==> flow/design.v <==
`timescale 1ns / 1ps
module apb_master#(parameter addr_width =5 , data_width = 16) (
    input bit pclk,                   
    input bit preset_n,               
    input logic pready,               
    input logic transfer,             
    input logic [data_width - 1 : 0] prdata,  
    input logic [addr_width - 1 : 0] apb_paddr,  
    input logic [data_width - 1 : 0] apb_pwdata,  
    input logic apb_control,          
    output logic [addr_width - 1 : 0] paddr,  
    output logic pselx,               
    output bit penable,               
    output logic pwrite,              
    output logic [data_width - 1 : 0] pwdata,  
    output logic [data_width / 8 - 1 : 0] pstrb,  
    output logic [data_width - 1 : 0] apb_prdata  
);
localparam logic [2:0] idle   = 3'b001;  
localparam logic [2:0] setup  = 3'b010;  
localparam logic [2:0] access = 3'b100;  
logic [2:0] present_state, next_state;   
logic [data_width - 1 : 0] temp_apb_prdata;
always_ff @(posedge pclk, negedge preset_n) begin
    if (!preset_n)
        present_state <= idle;       
    else
        present_state <= next_state;  
end
always_comb begin
    case (present_state)
        idle: begin
            if (transfer) begin
                next_state = setup;
            end else begin
                next_state = idle;
            end
        end
        setup: begin
            if (transfer) begin 
                next_state = access;
            end else begin
                next_state = idle;
            end
        end
        access: begin
            if (pready == 'b1) begin
                next_state = idle;
            end else begin
                next_state = access;  
            end
        end
        default: next_state = idle;   
    endcase
end
always_comb begin
    case (present_state)
        idle: begin
            pselx   = 'b0;   
            penable = 'b0;   
        end
        setup: begin
            pselx   = 'b1;   
            penable = 'b0;   
        end
        access: begin
            pselx   = 'b1;   
            penable = 'b1;   
        end
        default: begin
            pselx   = 'b0;
            penable = 'b0;
        end
    endcase
end           
always_comb begin
    if ((present_state == setup) || (present_state == access)) begin
        paddr = apb_paddr;  
        if (apb_control) begin  
            pwdata = apb_pwdata;
        end else begin  
            pwdata = 'b0;
        end
    end else begin  
        paddr = 'b0;
        pwdata = 'b0;
    end
end
always_ff @(posedge pclk, negedge preset_n) begin
    if (!preset_n) begin
        temp_apb_prdata <= '0;
    end else if (pready && !apb_control) begin
        temp_apb_prdata <= prdata;
    end
end
always_comb begin
    if (pwrite && pselx && penable) begin
        pstrb = {data_width / 8 {1'b1}};
    end else begin
        pstrb = 'b0;  
    end
end
assign pwrite = apb_control;
assign apb_prdata=temp_apb_prdata;
endmodule
`timescale 1ns / 1ps
module apb_slave#(
    parameter addr_width = 5,
    parameter data_width = 16
)(
    input  logic pclk,
    input  logic preset_n,
    input  logic pselx,
    input  logic penable,
    input  logic pwrite,
    input  logic [addr_width - 1 : 0] paddr,
    input  logic [data_width - 1 : 0] pwdata,
    output logic [data_width - 1 : 0] apb_spwdata,
    output logic [data_width - 1 : 0] prdata,
    output logic pready
);
    logic [data_width-1:0] mem [0:2**addr_width]; 
    typedef enum logic [1:0] {
        IDLE = 2'b00,
        SETUP = 2'b01,
        ACCESS = 2'b10
    } state_t;
    state_t present_state, next_state;
    always_ff @(posedge pclk or negedge preset_n) begin
        if (!preset_n)
            present_state <= IDLE;
        else
            present_state <= next_state;
    end 
    always_comb begin
        case (present_state)
            IDLE: begin
                if (pselx && !penable)  
                    next_state = SETUP;
                else
                    next_state = IDLE;
            end
            SETUP: begin
                if (pselx && penable)  
                    next_state = ACCESS;
                else
                    next_state = IDLE;
            end
            ACCESS: begin
                if (!pselx)  
                    next_state = IDLE;
                else
                    next_state = SETUP;  
            end
            default: next_state = IDLE;
        endcase
    end
    always_ff @(posedge pclk or negedge preset_n) begin
        if (!preset_n)
            pready <= 1'b0;
        else if (present_state == ACCESS)
            pready <= 1'b1;
        else
            pready <= 1'b0;
    end
    always_ff @(posedge pclk) begin
       if (pready && pwrite) begin
            mem[paddr] <= pwdata;
            apb_spwdata <= pwdata;
        end
    end
    always_ff @(posedge pclk) begin
        if (pready && !pwrite)
            prdata <= mem[paddr];
    end
endmodule
`timescale 1ns / 1ps
module apb_wrapper#(parameter addr_width = 5, data_width = 16)(
    input bit pclk,                   
    input bit preset_n,               
    input logic transfer,  
    input logic [addr_width - 1 : 0] apb_paddr,  
    input logic [data_width - 1 : 0] apb_pwdata,  
    input logic apb_control ,         
    output logic [data_width - 1 : 0] apb_spwdata,   
    output logic [data_width - 1 : 0] apb_prdata  
    );
    logic [addr_width-1:0] paddr;
    logic pselx;
    bit penable;
    logic pwrite;
    logic [data_width-1:0] pwdata;
    logic [data_width/8-1:0] pstrb; 
    logic                    pready;
    logic [data_width -1:0]  prdata;
    apb_master #(.addr_width(addr_width), .data_width(data_width)) DUT (
        .pclk(pclk),
        .preset_n(preset_n),
        .pready(pready),
        .transfer(transfer),
        .prdata(prdata),
        .apb_paddr(apb_paddr),
        .apb_pwdata(apb_pwdata),
        .apb_control(apb_control),
        .paddr(paddr),
        .pselx(pselx),
        .penable(penable),
        .pwrite(pwrite),
        .pwdata(pwdata),
        .pstrb(pstrb),
        .apb_prdata(apb_prdata)
    );
     apb_slave #(
        .addr_width(addr_width),
        .data_width(data_width)
    ) dut (
        .pclk       (pclk),
        .preset_n   (preset_n),
        .pselx      (pselx),
        .penable    (penable),
        .pwrite     (pwrite),
        .paddr      (paddr),
        .pwdata     (pwdata),
        .apb_spwdata(apb_spwdata),
        .prdata     (prdata),
        .pready     (pready)
    );
endmodule
From RTL to reports: apb_wrapper:

Tool output for the design above, in the order of the flow.
Line numbers count from 1 in the design file above.
Operators carry their Yosys type and port widths (W data, S select, Z words).
Cell names lack the library's common part.
The mark - stands for no value.

* top module: apb_wrapper
* clock: pclk
* library: sky130hd
* corner: tt_025C_1v80

Word level:

Source: Yosys, flattened and elaborated, memories not mapped. Widths are those after wreduce; folded enables and synchronous resets count as part of the registers. Registers that Yosys merges into a memory's read port (data or address) are not register bits. Print and check cells do not count. Equal cells are merged and count once.
Yosys's memory passes give these memory sizes; they may raise the number of words (mostly to a power of two), join words into wider ones and drop unused or constant bits.

* flip-flop bits (word level): 38
* RAM bits: 528
* clocked read ports x word width: 16
* memory cells: 1
* input port bits: 25
* output and inout bits: 32
* cells after elaboration: 37

* equality and inequality tests: 5
* mux-type cells: 17
* reduce/logical cells: 9

Memory list
* dut.mem: words 33, width 16, rd ports 1, wr ports 1, line 122 `logic [data_width-1:0] mem [0:2**addr_width];`

Operator list (count)
* $mux W16: 3
* $pmux W3 S3: 1
* $pmux W2 S3: 1
* $mux W6: 1
* $mux W3: 2
* $mux W1: 6
* $mux W5: 1
* $logic_and A1 B1 Y1: 4
* $mux W2: 2
* $eq A3 B1 Y1 const B: 1
* $eq A3 B2 Y1 const B: 1
* $eq A3 B3 Y1 const B: 1
* $logic_not A1 Y1: 2
* $eq A2 B1 Y1 const B: 1
* $eq A2 B2 Y1 const B: 1
* $logic_not A2 Y1: 1
* $reduce_or A2 Y1: 1
* $logic_or A1 B1 Y1: 1

Longest topological paths:

Yosys ltp: most cells in a row. Word level: on the elaborated netlist, between registers, memories and ports. Mapped: between sequential cells and ports; inverters and the memories' decode and read muxes count.

* depth after elaboration: 6
* ABC_AREA: 0
* mapped depth: 9
* gate-level depth less buffers: 5

After synthesis:

Yosys stat after the flow's synthesis: flattened, memories mapped to cells. It holds for the ABC_AREA given above (unset counts as 0); a run with the other value may have another netlist.

* standard cells after synthesis: 1221
* cell area after synthesis: 21415.5 um^2
* area of sequential cells: 16913.7 um^2
* flip-flops: 567
* buffers: 74

Cell types
* edfxtp_1: count 544, area in all 1.63E+04 um^2
* a22oi_1: count 84, area in all 630.605 um^2
* mux2_2: count 51, area in all 574.301 um^2
* dfrtp_1: count 21, area in all 525.504 um^2
* mux2i_1: count 29, area in all 290.278 um^2
* nand2_1: count 66, area in all 247.738 um^2
* nor2_1: count 54, area in all 202.694 um^2
* a221oi_1: count 23, area in all 201.443 um^2
* a31oi_1: count 32, area in all 200.192 um^2
* a222oi_1: count 17, area in all 170.163 um^2
* and3_1: count 27, area in all 168.912 um^2
* mux4_2: count 7, area in all 157.651 um^2
* buf_2: count 29, area in all 145.139 um^2
* a21oi_1: count 28, area in all 140.134 um^2
* nand3_1: count 26, area in all 130.125 um^2
* clkbuf_1: count 33, area in all 123.869 um^2
* a32o_1: count 8, area in all 80.077 um^2
* a221o_1: count 7, area in all 70.067 um^2

Not listed: further types 46, cells in them 135.
The figures by module come from a second, unflattened synthesis with its own total; it is not the netlist above.

* cells (unflattened synthesis): 1318
* area total of the unflattened synthesis: 22038.6 um^2

Rows give one instance, submodules left out.

Modules
* apb_slave: instances 1, cells 1245, area 21102.7 um^2, seq. area 16437.0 um^2
* apb_master: instances 1, cells 73, area 935.9 um^2, seq. area 476.7 um^2
* apb_wrapper: instances 1, cells 0, area 0.0 um^2, seq. area 0.0 um^2

Timing after synthesis:

Path of least setup slack by OpenSTA after synthesis, without wires, with an ideal clock, recovery checks aside; 20% of the period is set as input and as output delay. Where synthesis merged equal registers, the netlist keeps one of their names.

* path type: input-to-reg
* start point: input apb_control
* end point: memory dut.mem[24][0]
* period: 5.0 ns
* external input delay: 1.000 ns
* library setup time: 0.389 ns
* arrival: 2.767 ns
* path slack: 1.844 ns
* delay of the path: 2.156 ns
* stages: 4
* period reached after synthesis: 3.156 ns

"delay of the path" = arrival - input delay + setup time.
"stages": output pins that drive a net of the path, with the launching flip-flop's if there is one; two outputs of one cell count as two.
"period reached after synthesis" is the clock period less the worst setup slack; recovery checks do not enter. This is arithmetic on one report: input and output delays are still those of the set period (20% each).
Between the ends stands the longest chain of elaborated cells between them, by number of cells; it is not shown to be the way that was timed. Of several equally long chains one is given.
Each line given opens the expression or statement behind the cell; cells for indexed reads and writes are added by Yosys, which also makes memories of some case tables.
Only ways into the end's enable, where the timed path ends, are counted here.

* cell sequence: and2_1 -> clkbuf_1 -> nand3_1 -> nor2_1
* length of the longest elaborated chain: 2
* elaborated cells between the ends (all ways): 3
* source lines of those cells: 1
* those cells by class: 2 x mux; 1 x reduce/logical

Ends and longest elaborated chain, post-synthesis
* start, declared: line 184 `input logic apb_control ,`
* $logic_and A1 B1 Y1: line 167 `if (pready && pwrite) begin`
* $mux W6: line 167
* end, declared: line 122 `logic [data_width-1:0] mem [0:2**addr_width];`

Worst path after layout:

From the final timing report of run A: the path of least setup slack in the routed layout; clock arrival at registers is part of the times.

* path type: input-to-reg
* start point: input apb_paddr[1]
* end point: register dut.prdata[14]
* period: 3.33 ns
* external input delay: 0.67 ns
* library setup time: 0.32 ns
* arrival: 2.97 ns
* path slack: 0.64 ns
* stages: 8

Between the ends stands the longest chain of elaborated cells between them, by number of cells; it is not shown to be the way that was timed. Of several equally long chains one is given.

* cell sequence: clkdlybuf4s50_1 -> buf_12 -> o32ai_4 -> buf_12 -> buf_12 -> a22o_1 -> o31ai_2 -> nand4_1
* length of the longest elaborated chain: 1
* elaborated cells between the ends (all ways): 1
* source lines of those cells: 1
* those cells by class: 1 x mux

Ends and longest elaborated chain, post-layout
* start, declared: line 182 `input logic [addr_width - 1 : 0] apb_paddr,`
* $mux W5: line 77 `if ((present_state == setup) || (present_state == access)) begin`
* end, declared: line 119 `output logic [data_width - 1 : 0] prdata,`

Wiki page: apb_wrapper / flow data

Top module apb_wrapper; platform sky130hd; tools Yosys and OpenROAD; 3 stored runs in no particular order. Input and output delays are each 20% of the period that was set; the output load is 0.01 pF.
"period reached" means the clock period less the worst setup slack. The figure is calculated, with input and output delays left at 20% of the set period.

### Run A

==> flow/run.sh <==
#!/bin/bash
# the make line also repeats the synthesis and layout settings of config.mk as NAME=value (left out here)
make -C /OpenROAD-flow-scripts/flow DESIGN_CONFIG=/design/flow/config.mk WORK_HOME=/design/flow/orfs CLKGATE_MAP_FILE= finish
==> flow/config.mk <==
export PLATFORM = sky130hd
export DESIGN_NAME = apb_wrapper
export DESIGN_NICKNAME = apb_wrapper
export VERILOG_FILES = /design/flow/design.v
export SDC_FILE = /design/flow/constraint.sdc
export NUM_CORES = 4
export LEC_CHECK = 0
export CAP_MARGIN = 20
export CELL_PAD_IN_SITES_GLOBAL_PLACEMENT = 3
export CORE_MARGIN = 8
export CORE_UTILIZATION = 49
export GPL_ROUTABILITY_DRIVEN = 1
export PLACE_DENSITY_LB_ADDON = 0.1
export SETUP_SLACK_MARGIN = 0.6
export SLEW_MARGIN = 0
==> flow/constraint.sdc <==
create_clock -name core_clock -period 3.33 [get_ports {pclk}]
set_input_delay 0.6660 -clock core_clock [delete_from_list [all_inputs] [get_ports {pclk}]]
set_output_delay 0.6660 -clock core_clock [all_outputs]
set_load 0.01 [all_outputs]

Results of run A:
- Sum of negative setup slack: 0.000 ns
- Worst setup slack after layout: 0.637 ns
- Standard-cell area of the final layout: 25645.8 um^2
- Period reached: 2.693 ns
- Utilization after routing: 59.5 %
- Die footprint: 50649.8 um^2
- Synthesis area: 21415.5 um^2

### Run B

==> flow/run.sh <==
#!/bin/bash
# the make line also repeats the synthesis and layout settings of config.mk as NAME=value (left out here)
make -C /OpenROAD-flow-scripts/flow DESIGN_CONFIG=/design/flow/config.mk WORK_HOME=/design/flow/orfs CLKGATE_MAP_FILE= finish
==> flow/config.mk <==
export PLATFORM = sky130hd
export DESIGN_NAME = apb_wrapper
export DESIGN_NICKNAME = apb_wrapper
export VERILOG_FILES = /design/flow/design.v
export SDC_FILE = /design/flow/constraint.sdc
export NUM_CORES = 4
export LEC_CHECK = 0
export CAP_MARGIN = 20
export CORE_MARGIN = 2
export CORE_UTILIZATION = 44
export SLEW_MARGIN = 20
==> flow/constraint.sdc <==
create_clock -name core_clock -period 3.86 [get_ports {pclk}]
set_input_delay 0.7720 -clock core_clock [delete_from_list [all_inputs] [get_ports {pclk}]]
set_output_delay 0.7720 -clock core_clock [all_outputs]
set_load 0.01 [all_outputs]

Results of run B:
- Sum of negative setup slack: 0.000 ns
- Worst setup slack after layout: 0.776 ns
- Standard-cell area of the final layout: 25219.2 um^2
- Period reached: 3.084 ns
- Utilization after routing: 52.7 %
- Die footprint: 50451.9 um^2
- Synthesis area: 21415.5 um^2

### Run C

==> flow/run.sh <==
#!/bin/bash
# the make line also repeats the synthesis and layout settings of config.mk as NAME=value (left out here)
make -C /OpenROAD-flow-scripts/flow DESIGN_CONFIG=/design/flow/config.mk WORK_HOME=/design/flow/orfs CLKGATE_MAP_FILE= finish
==> flow/config.mk <==
export PLATFORM = sky130hd
export DESIGN_NAME = apb_wrapper
export DESIGN_NICKNAME = apb_wrapper
export VERILOG_FILES = /design/flow/design.v
export SDC_FILE = /design/flow/constraint.sdc
export NUM_CORES = 4
export LEC_CHECK = 0
export CAP_MARGIN = 20
export CELL_PAD_IN_SITES_DETAIL_PLACEMENT = 1
export CORE_MARGIN = 2
export CORE_UTILIZATION = 33
export PLACE_DENSITY = 0.64
export SLEW_MARGIN = 20
==> flow/constraint.sdc <==
create_clock -name core_clock -period 4.34 [get_ports {pclk}]
set_input_delay 0.8680 -clock core_clock [delete_from_list [all_inputs] [get_ports {pclk}]]
set_output_delay 0.8680 -clock core_clock [all_outputs]
set_load 0.01 [all_outputs]

Results of run C:
- Sum of negative setup slack: 0.000 ns
- Worst setup slack after layout: 1.001 ns
- Standard-cell area of the final layout: 25316.8 um^2
- Period reached: 3.339 ns
- Utilization after routing: 39.3 %
- Die footprint: 66949.0 um^2
- Synthesis area: 21415.5 um^2
